==> flow/design.v <==
module fpadder (output logic [31:0] sum, output logic ready,
                input logic [31:0] a, input logic clock, nreset);
    logic [31:0] m,n;       
    logic [1:0] exp;
	logic sign; 
    logic adding, stopOp, infNum, abSum, notNum, bigNum;    
	logic [7:0] exp_m, exp_n;        						  
	logic [22:0] manti_m, manti_n;						 
	logic [23:0] manti_m2, manti_n2, manti_m1, manti_n1;	 
	logic sign_m, sign_n;		 
    assign sign_m = m[31];
    assign sign_n = n[31];
    assign exp_m = {m[30:23]};
    assign exp_n = {n[30:23]};
    assign manti_m = {m[22:0]};
    assign manti_n = {n[22:0]};
	assign manti_m2 = {1'b1, manti_m};
	assign manti_n2 = {1'b1, manti_n};
	always_comb 
      begin
        notNum = (exp_m == 255 & manti_m != 0) || (exp_n == 255 & manti_n != 0);  
		bigNum = (exp_m == 255 & manti_m == 0) || (exp_n == 255 & manti_n == 0);
      end 
    always_comb 
      begin
        exp = (exp_m > exp_n)? 2'b10 : (exp_m < exp_n)? 2'b01 : 2'b00;
        sign = (sign_m == sign_n)? '1 : '0;
      end
    always_comb
      begin
          if (exp == 2'b10) begin
            manti_n1 = manti_n2 >> (exp_m - exp_n);       
			manti_m1 = manti_m2;  
			end
          else if (exp == 2'b01) begin
            manti_m1 = manti_m2 >> (exp_n - exp_m);
			manti_n1 = manti_n2;	
			end
          else begin
			manti_m1 = manti_m2; 
			manti_n1 = manti_n2;	
			end
      end                                                
    logic [24:0] manti_m3, manti_n3, sum_manti;
    logic [7:0]  sum_exp;
    logic sum_sign;
    assign manti_m3 = {1'b0, manti_m1[23:0]};
    assign manti_n3 = {1'b0, manti_n1[23:0]};
    always_ff @(posedge clock, negedge nreset)      
      if(!nreset) begin
      	sum_manti <= 0;
        sum_exp <= 0; 
        sum_sign <= 0; end
      else if (adding == '1) begin	 
        if (sign == '1) begin               
        sum_manti <= (manti_n3 + manti_m3);    
		sum_exp <= (exp ==  2'b10)? exp_m : exp_n;
        sum_sign <= sign_m; end
        else if (sign == '0 & exp == 2'b10) begin
      	sum_manti <= manti_m3 - manti_n3;
		sum_exp <= exp_m; 
        sum_sign <= sign_m; end
        else if (sign == '0 & exp == 2'b01) begin
      	sum_manti <= manti_n3 - manti_m3;
      	sum_exp <= exp_n; 
        sum_sign <= sign_n; end
        else if (sign == '0 & exp == 2'b00) begin
       	sum_manti <= (manti_m3 > manti_n3)? (manti_m3 - manti_n3) : (manti_m3 < manti_n3)? (manti_n3 - manti_m3) : 25'h1000000;
      	sum_exp <= (manti_m3 > manti_n3)? exp_m : (manti_m3 < manti_n3)? exp_n : 8'h0; 
        sum_sign <= (manti_m3 > manti_n3)? sign_m : (manti_m3 < manti_n3)? sign_n : '0; end 	end
	  else if (stopOp == 1) begin
		sum_manti[24:23] <= 2'b01;
		sum_manti[22:0] <= 23'h7fffff;
      	sum_exp <= 8'hff; 
        sum_sign <= '0; end
	  else if (infNum == 1) begin
		if (sign == 1) begin			 
			sum_manti[24:23] <= 2'b01;
			sum_manti[22:0] <= 0;
			sum_exp <= 8'hff; 
			sum_sign <= sign_m; end	
		else begin						 
			sum_manti[24:23] <= 2'b01;
			sum_manti[22:0] <= 0;
			sum_exp <= (exp == 2'b0) ? 8'h0 : 8'hff; 
			sum_sign <= (exp == 2'b10)? sign_m : (exp == 2'b01)? sign_n : 1'b0; end	end				
      always_ff @(posedge clock, negedge nreset)
		if(!nreset)
			sum <= 0;
		else if(abSum == 1) begin
        if (sum_manti[24] == 1)	begin 
			if (sum_exp == 254)						 
				sum <= {sum_sign, 8'hff, 23'b0};      
			else if (sum_exp == 0 & sum_manti[22:0] == 0)
				sum <= 0;
			else 
				sum <= {sum_sign, sum_exp + 8'b1, sum_manti[23:1]}; end			
        else begin
			if (sum_manti[23] == 1)
			sum <= {sum_sign, sum_exp, sum_manti[22:0]};  
			else if (sum_manti[22] == 1)
			sum <= {sum_sign, (sum_exp - 8'h1), sum_manti[21:0], 1'b0}; 
			else if (sum_manti[21] == 1)
			sum <= {sum_sign, (sum_exp - 8'h2), sum_manti[20:0], 2'b0};
			else if (sum_manti[20] == 1)
			sum <= {sum_sign, (sum_exp - 8'h3), sum_manti[19:0], 3'b0};
			else if (sum_manti[19] == 1)
			sum <= {sum_sign, (sum_exp - 8'h4), sum_manti[18:0], 4'b0};
			else if (sum_manti[18] == 1)
			sum <= {sum_sign, (sum_exp - 8'h5), sum_manti[17:0], 5'b0}; 
			else if (sum_manti[17] == 1)
			sum <= {sum_sign, (sum_exp - 8'h6), sum_manti[16:0], 6'b0};
			else if (sum_manti[16] == 1)
			sum <= {sum_sign, (sum_exp - 8'h7), sum_manti[15:0], 7'b0};
			else if (sum_manti[15] == 1)
			sum <= {sum_sign, (sum_exp - 8'h8), sum_manti[14:0], 8'b0};
			else if (sum_manti[14] == 1)
			sum <= {sum_sign, (sum_exp - 8'h9), sum_manti[13:0], 9'b0}; 
			else if (sum_manti[13] == 1)
			sum <= {sum_sign, (sum_exp - 8'ha), sum_manti[12:0], 10'b0};
			else if (sum_manti[12] == 1)
			sum <= {sum_sign, (sum_exp - 8'hb), sum_manti[11:0], 11'b0};
			else if (sum_manti[11] == 1)
			sum <= {sum_sign, (sum_exp - 8'hc), sum_manti[10:0], 12'b0};
			else if (sum_manti[10] == 1)
			sum <= {sum_sign, (sum_exp - 8'hd), sum_manti[9:0], 13'b0}; 
			else if (sum_manti[9] == 1)
			sum <= {sum_sign, (sum_exp - 8'he), sum_manti[8:0], 14'b0};
			else if (sum_manti[8] == 1)
			sum <= {sum_sign, (sum_exp - 8'hf), sum_manti[7:0], 15'b0};
			else if (sum_manti[7] == 1)
			sum <= {sum_sign, (sum_exp - 8'h10), sum_manti[6:0], 16'b0};
			else if (sum_manti[6] == 1)
			sum <= {sum_sign, (sum_exp - 8'h11), sum_manti[5:0], 17'b0};
			else if (sum_manti[5] == 1)
			sum <= {sum_sign, (sum_exp - 8'h12), sum_manti[4:0], 18'b0};
			else if (sum_manti[4] == 1)
			sum <= {sum_sign, (sum_exp - 8'h13), sum_manti[3:0], 19'b0};
			else if (sum_manti[3] == 1)
			sum <= {sum_sign, (sum_exp - 8'h14), sum_manti[2:0], 20'b0}; 
			else if (sum_manti[2] == 1)
			sum <= {sum_sign, (sum_exp - 8'h15), sum_manti[1:0], 21'b0};
			else if (sum_manti[1] == 1)
			sum <= {sum_sign, (sum_exp - 8'h16), sum_manti[0], 22'b0};
			else if (sum_manti[0] == 1)
			sum <= {sum_sign, (sum_exp - 8'h17), 23'b0};
			end
			end
	enum {start, loadN1, loadN2, pred, asblSum, stop} state;
    always_ff @(posedge clock, negedge nreset)
    	if(!nreset)begin
    		state <= start;
			m <= 0;
			n <= 0;
			ready <= 0;
			infNum <= 0;
			stopOp <= 0;
			adding <= 0;
			abSum <= 0;  end
    	else begin
			ready <= 0;
			infNum <= 0;
			stopOp <= 0;
			adding <= 0;
			abSum <= 0;
			case(state)
				start:begin
					state <= loadN1; end
				loadN1:begin
					n <= a;
					state <= loadN2; end
				loadN2:begin
					m <= a;
					state <= pred; end
				pred: begin
					state <= asblSum;
					if (!notNum & bigNum)
						infNum <= 1;
					else if (notNum)
						stopOp <= 1;
					else
						adding <= 1; end
				asblSum:begin
					state <= stop;
					abSum <= 1; end
				stop:begin
					ready <= 1;
					state <= start; end				
            endcase
			end		
endmodule
# [Step by step through the tools: fpadder]
# The steps from the RTL of fpadder to its reports follow in flow order.
# Lines are those of the file above, counted from 1.
# Operators: Yosys type, input widths -> output width; for muxes data width and select width s.
# Library cell names are shortened.
# Not given: n/a
[inputs] design="fpadder" clock="clock" library="sky130hd" corner="tt_025C_1v80"

# [Word-level counts]
# Yosys after proc, flatten, opt, wreduce and memory -nomap, before mapping. Memory bits, and registers merged into a memory's read port (data or address), are not among the register bits. Print and check cells are not counted. Equal cells are merged and count once.
[classes] n_addsub=29 cmp=4 n_eq=12 n_shift=2 muxes=84 n_logic=10 reduce_logical=16
[ops] cell="$mux 32" n=27
[ops] cell="$pmux 32 s6" n=1
[ops] cell="$mux 23" n=7
[ops] cell="$mux 8" n=12
[ops] cell="$mux 24" n=3
[ops] cell="$logic_not 23->1" n=3
[ops] cell="$eq 32x2->1 const B" n=2
[ops] cell="$eq 32x3->1 const B" n=2
[ops] cell="$sub 8x4->8 const B" n=8
[ops] cell="$sub 8x5->8 const B" n=8
[ops] cell="$sub 24x24->25" n=2
[ops] cell="$mux 25" n=2
[ops] cell="$shr 24x8->24" n=2
[ops] cell="$reduce_bool 23->1" n=2
[ops] cell="$eq 32x1->1 const B" n=1
[ops] cell="$logic_not 32->1" n=1
[ops] cell="$sub 8x3->8 const B" n=4
[ops] cell="$add 24x24->25" n=1
[ops] cell="$reduce_bool 25->1" n=1
[ops] cell="$gt 24x24->1" n=1
[ops] cell="$lt 24x24->1" n=1
[ops] cell="$eq 8x8->1 const B" n=3
[ops] cell="$mux 1" n=24
[ops] cell="$sub 8x2->8 const B" n=2
[ops] cell="$sub 8x8->8" n=2
[ops] cell="$mux 2" n=8
[ops] cell="$and 1x1->1" n=9
[ops] cell="$add 8x1->8 const B" n=1
# Other operator kinds: 15; their cells: 17.
[word_totals] regBits=167 input_bits=34 out_inout_bits=33 wordCells=169

# [Longest topological paths]
# Yosys ltp: most cells in a row. Word level: on the elaborated netlist, between registers, memories and ports. Mapped: between sequential cells and ports; inverters and the memories' decode and read muxes count.
[logic_depth] depth_word=26 ABC_AREA=0 ltp_mapped=33 depth_no_buf=30

# [Synthesis result]
# Source: synth_stat.txt of the flow (Yosys; design flattened, memories mapped). It holds for the ABC_AREA given above (unset counts as 0); a run with the other value may have another netlist.
[types] type="dfrtp_1" n=139 area_total_um2=3.48E+03
[types] type="ha_1" n=107 area_total_um2=1.34E+03
[types] type="a21oi_1" n=249 area_total_um2=1.25E+03
[types] type="nand2_1" n=258 area_total_um2=968.429
[types] type="o21ai_0" n=163 area_total_um2=815.782
[types] type="mux2_2" n=65 area_total_um2=731.952
[types] type="nor2_1" n=174 area_total_um2=653.126
[types] type="mux2i_1" n=65 area_total_um2=650.624
[types] type="clkbuf_1" n=163 area_total_um2=611.837
[types] type="mux4_2" n=22 area_total_um2=495.475
[types] type="xnor2_1" n=56 area_total_um2=490.47
[types] type="a211oi_1" n=61 area_total_um2=457.939
[types] type="a221oi_1" n=48 area_total_um2=420.403
[types] type="inv_1" n=102 area_total_um2=382.867
[types] type="nand3_1" n=55 area_total_um2=275.264
[types] type="a31oi_1" n=38 area_total_um2=237.728
[types] type="a221o_1" n=23 area_total_um2=230.221
[types] type="a21o_1" n=30 area_total_um2=225.216
# Not listed: further types 66, cells in them 533.
[synth_totals] stdcells=2351 area_um2=17606.9 seqArea_um2=3504.6 ff_cells=140 buffers=208

# [Path before layout]
# OpenSTA on the mapped netlist: ideal clock, no wires. The path of least setup slack (recovery checks aside). Input and output delay are each 20% of the period. Register names are those of the netlist, which keeps one name where synthesis merged equal registers.
[synth_path] path_type="flip-flop to flip-flop" start="register m[23]" end="register sum_manti[22]" clock_period_ns=20.0 setup_time_ns=0.083 t_first_pin_ns=0.000 arrival_ns=6.544 required_time_ns=19.917 path_slack_ns=13.373 path_delay_ns=6.627 path_stages=29 n_path_buf=1 period_less_setup_slack_ns=6.627
# "path_delay_ns" = arrival - input delay + setup time.
# "path_stages": output pins that drive a net of the path, with the launching flip-flop's if there is one; two outputs of one cell count as two.
# "period_less_setup_slack_ns" = period - worst setup slack (recovery checks aside). The figure is calculated, with input and output delays left at 20% of the set period.
# Between the ends stands the longest chain of elaborated cells between them, by number of cells; it is not shown to be the way that was timed. Of several equally long chains one is given.
# Each line given opens the expression or statement behind the cell; cells for indexed reads and writes are added by Yosys, which also makes memories of some case tables.
# At most two assigning lines are given for a register; there are more.
[synth_via] cell_sequence="dfrtp_1 inv_1 ha_1 fa_1 nor2b_1 o31ai_1 and2_1 nor2_4 a31oi_4 a311oi_2 mux2i_1 buf_2 nand4_1 o211ai_1 o21ai_1 o31ai_1 inv_1 ha_1 a21oi_1 o21ai_1 a211oi_1 a2bb2oi_1 a31o_2 a21oi_1 a21o_1 nand2_1 o21a_1 o221a_2 o22ai_1" elab_chain_cells=14 cone_cells=31 classes_between="5 x add/sub; 4 x compare; 3 x eq/ne; 2 x shift; 12 x mux; 3 x logic; 2 x reduce/logical"
[synth_rtl] item="start, declared" line_no=3 source="logic [31:0] m,n;"
[synth_rtl] item="start, assigned" line_no=153 source="m <= 0;"
[synth_rtl] item="start, assigned" line_no=173 source="m <= a;"
[synth_rtl] item="$lt 8x8->1" line_no=26 source="exp = (exp_m > exp_n)? 2'b10 : (exp_m < exp_n)? 2'b01 : 2'b00;"
[synth_rtl] item="$mux 1" line_no=26
[synth_rtl] item="$mux 2" line_no=26
[synth_rtl] item="$eq 2x1->1" line_no=35 source="else if (exp == 2'b01) begin"
[synth_rtl] item="$mux 24" line_no=35
[synth_rtl] item="$mux 24" line_no=31 source="if (exp == 2'b10) begin"
[synth_rtl] item="$sub 24x24->25" line_no=68 source="sum_manti <= (manti_m3 > manti_n3)? (manti_m3 - manti_n3) : (manti_m3 < manti_n3)? (manti_n3 - manti_m3) : 25' ..."
[synth_rtl] item="$mux 25 (2 in a row)" line_no=68
[synth_rtl] item="$mux 23" line_no=67 source="else if (sign == '0 & exp == 2'b00) begin"
[synth_rtl] item="$mux 23" line_no=63 source="else if (sign == '0 & exp == 2'b01) begin"
[synth_rtl] item="$mux 23" line_no=59 source="else if (sign == '0 & exp == 2'b10) begin"
[synth_rtl] item="$mux 23" line_no=55 source="if (sign == '1) begin"
[synth_rtl] item="$mux 23" line_no=54 source="else if (adding == '1) begin"
[synth_rtl] item="end, assigned" line_no=56 source="sum_manti <= (manti_n3 + manti_m3);"
[synth_rtl] item="end, assigned" line_no=60 source="sum_manti <= manti_m3 - manti_n3;"
[synth_rtl] item="end, declared" line_no=44 source="logic [24:0] manti_m3, manti_n3, sum_manti;"

# [Timing after layout]
# Path of least setup slack in the final report of run 1 (OpenROAD, finished layout, wires in). Where an end is a register, its clock arrival counts in the times.
[layout_path] path_type="flip-flop to flip-flop" start="register n[23]" end="register sum_manti[23]" clock_period_ns=5.27 setup_time_ns=0.08 t_first_pin_ns=0.47 arrival_ns=7.12 required_time_ns=5.65 path_slack_ns=-1.47 path_stages=34 n_path_buf=6
# Between the ends stands the longest chain of elaborated cells between them, by number of cells; it is not shown to be the way that was timed. Of several equally long chains one is given.
# At most two assigning lines are given for a register; there are more.
[layout_via] cell_sequence="dfrtp_1 buf_4 inv_1 ha_1 nor2b_1 o31ai_2 a21oi_1 a211oi_1 mux2i_2 mux2_4 mux2_4 buf_6 buf_6 nor3_2 nand2_1 o22ai_2 a32o_2 mux2_4 ha_4 buf_4 buf_4 and3_4 nand2_2 nand2_2 a31oi_4 o311ai_4 a21oi_2 o21bai_2 a221oi_4 buf_4 o31ai_4 xor2_1 o221ai_2 a2bb2oi_1" elab_chain_cells=14 cone_cells=31 classes_between="5 x add/sub; 4 x compare; 3 x eq/ne; 2 x shift; 12 x mux; 3 x logic; 2 x reduce/logical"
[layout_rtl] item="start, declared" line_no=3 source="logic [31:0] m,n;"
[layout_rtl] item="start, assigned" line_no=154 source="n <= 0;"
[layout_rtl] item="start, assigned" line_no=170 source="n <= a;"
[layout_rtl] item="$lt 8x8->1" line_no=26 source="exp = (exp_m > exp_n)? 2'b10 : (exp_m < exp_n)? 2'b01 : 2'b00;"
[layout_rtl] item="$mux 1" line_no=26
[layout_rtl] item="$mux 2" line_no=26
[layout_rtl] item="$eq 2x1->1" line_no=35 source="else if (exp == 2'b01) begin"
[layout_rtl] item="$mux 24" line_no=35
[layout_rtl] item="$mux 24" line_no=31 source="if (exp == 2'b10) begin"
[layout_rtl] item="$sub 24x24->25" line_no=68 source="sum_manti <= (manti_m3 > manti_n3)? (manti_m3 - manti_n3) : (manti_m3 < manti_n3)? (manti_n3 - manti_m3) : 25' ..."
[layout_rtl] item="$mux 25 (2 in a row)" line_no=68
[layout_rtl] item="$mux 2" line_no=67 source="else if (sign == '0 & exp == 2'b00) begin"
[layout_rtl] item="$mux 2" line_no=63 source="else if (sign == '0 & exp == 2'b01) begin"
[layout_rtl] item="$mux 2" line_no=59 source="else if (sign == '0 & exp == 2'b10) begin"
[layout_rtl] item="$mux 2" line_no=55 source="if (sign == '1) begin"
[layout_rtl] item="$mux 2" line_no=54 source="else if (adding == '1) begin"
[layout_rtl] item="end, assigned" line_no=56 source="sum_manti <= (manti_n3 + manti_m3);"
[layout_rtl] item="end, assigned" line_no=60 source="sum_manti <= manti_m3 - manti_n3;"
[layout_rtl] item="end, declared" line_no=44 source="logic [24:0] manti_m3, manti_n3, sum_manti;"

# Flow measurements of fpadder on sky130hd: 3 stored runs with different settings, listed in no order. Input and output delays are each 20% of the period that was set; the output load is 0.01 pF.
# "period_reached_ns" is the run's clock period less its worst setup slack. It is reckoned from that one timing run; input and output delays stay at 20% of the period that was set.
# "worst_path_ns": the worst setup path's part of the clock period (all of it between registers, 20% less for each end at a port) less its slack. A launch clock that arrives late makes it longer, a capture clock that arrives late makes it shorter.
# "design_power_uw" is the tool's figure for a default switching activity; nothing was simulated.
run="run 1" settings CORE_ASPECT_RATIO=0.63 CORE_UTILIZATION=57 MAX_ROUTING_LAYER="met5" SETUP_SLACK_MARGIN=0.8 TNS_END_PERCENT=25 period_ns=5.27 CAP_MARGIN=20 CORE_MARGIN=2 SLEW_MARGIN=20
run="run 1" results worst_path_ns=6.74 worstPathKind="flip-flop to flip-flop" fin_hold_ws_ns=0.367 cell_area_final_um2=23845.4 design.die.area_um2=32349.2 design_power_uw=2393 tns_setup_ns=-42.649 period_reached_ns=6.739 synthArea_um2=17606.9 fin_ws_ns=-1.469 finalUtil_pct=77.9
run="run 2" settings CORE_UTILIZATION=24 CTS_CLUSTER_DIAMETER=227 period_ns=20.0 CAP_MARGIN=20 CORE_MARGIN=2 SLEW_MARGIN=20
run="run 2" results worst_path_ns=8.56 worstPathKind="flip-flop to flip-flop" fin_hold_ws_ns=0.341 cell_area_final_um2=19736.4 design.die.area_um2=75545.3 design_power_uw=652 tns_setup_ns=0.000 period_reached_ns=8.560 synthArea_um2=17606.9 fin_ws_ns=11.440 finalUtil_pct=27.1
run="run 3" settings ABC_AREA=1 CAP_MARGIN=25 CORE_ASPECT_RATIO=0.74 CORE_UTILIZATION=24 CTS_CLUSTER_DIAMETER=229 CTS_CLUSTER_SIZE=49 GPL_ROUTABILITY_DRIVEN=0 MIN_ROUTING_LAYER="met1" PLACE_DENSITY_LB_ADDON=0.09 SETUP_SLACK_MARGIN=-0.1 SLEW_MARGIN=25 TNS_END_PERCENT=45 period_ns=6.47 CORE_MARGIN=2
run="run 3" results worst_path_ns=6.19 worstPathKind="flip-flop to flip-flop" fin_hold_ws_ns=0.352 cell_area_final_um2=21660.8 design.die.area_um2=74167.0 design_power_uw=2003 tns_setup_ns=0.000 period_reached_ns=6.190 synthArea_um2=17275.3 fin_ws_ns=0.280 finalUtil_pct=30.4
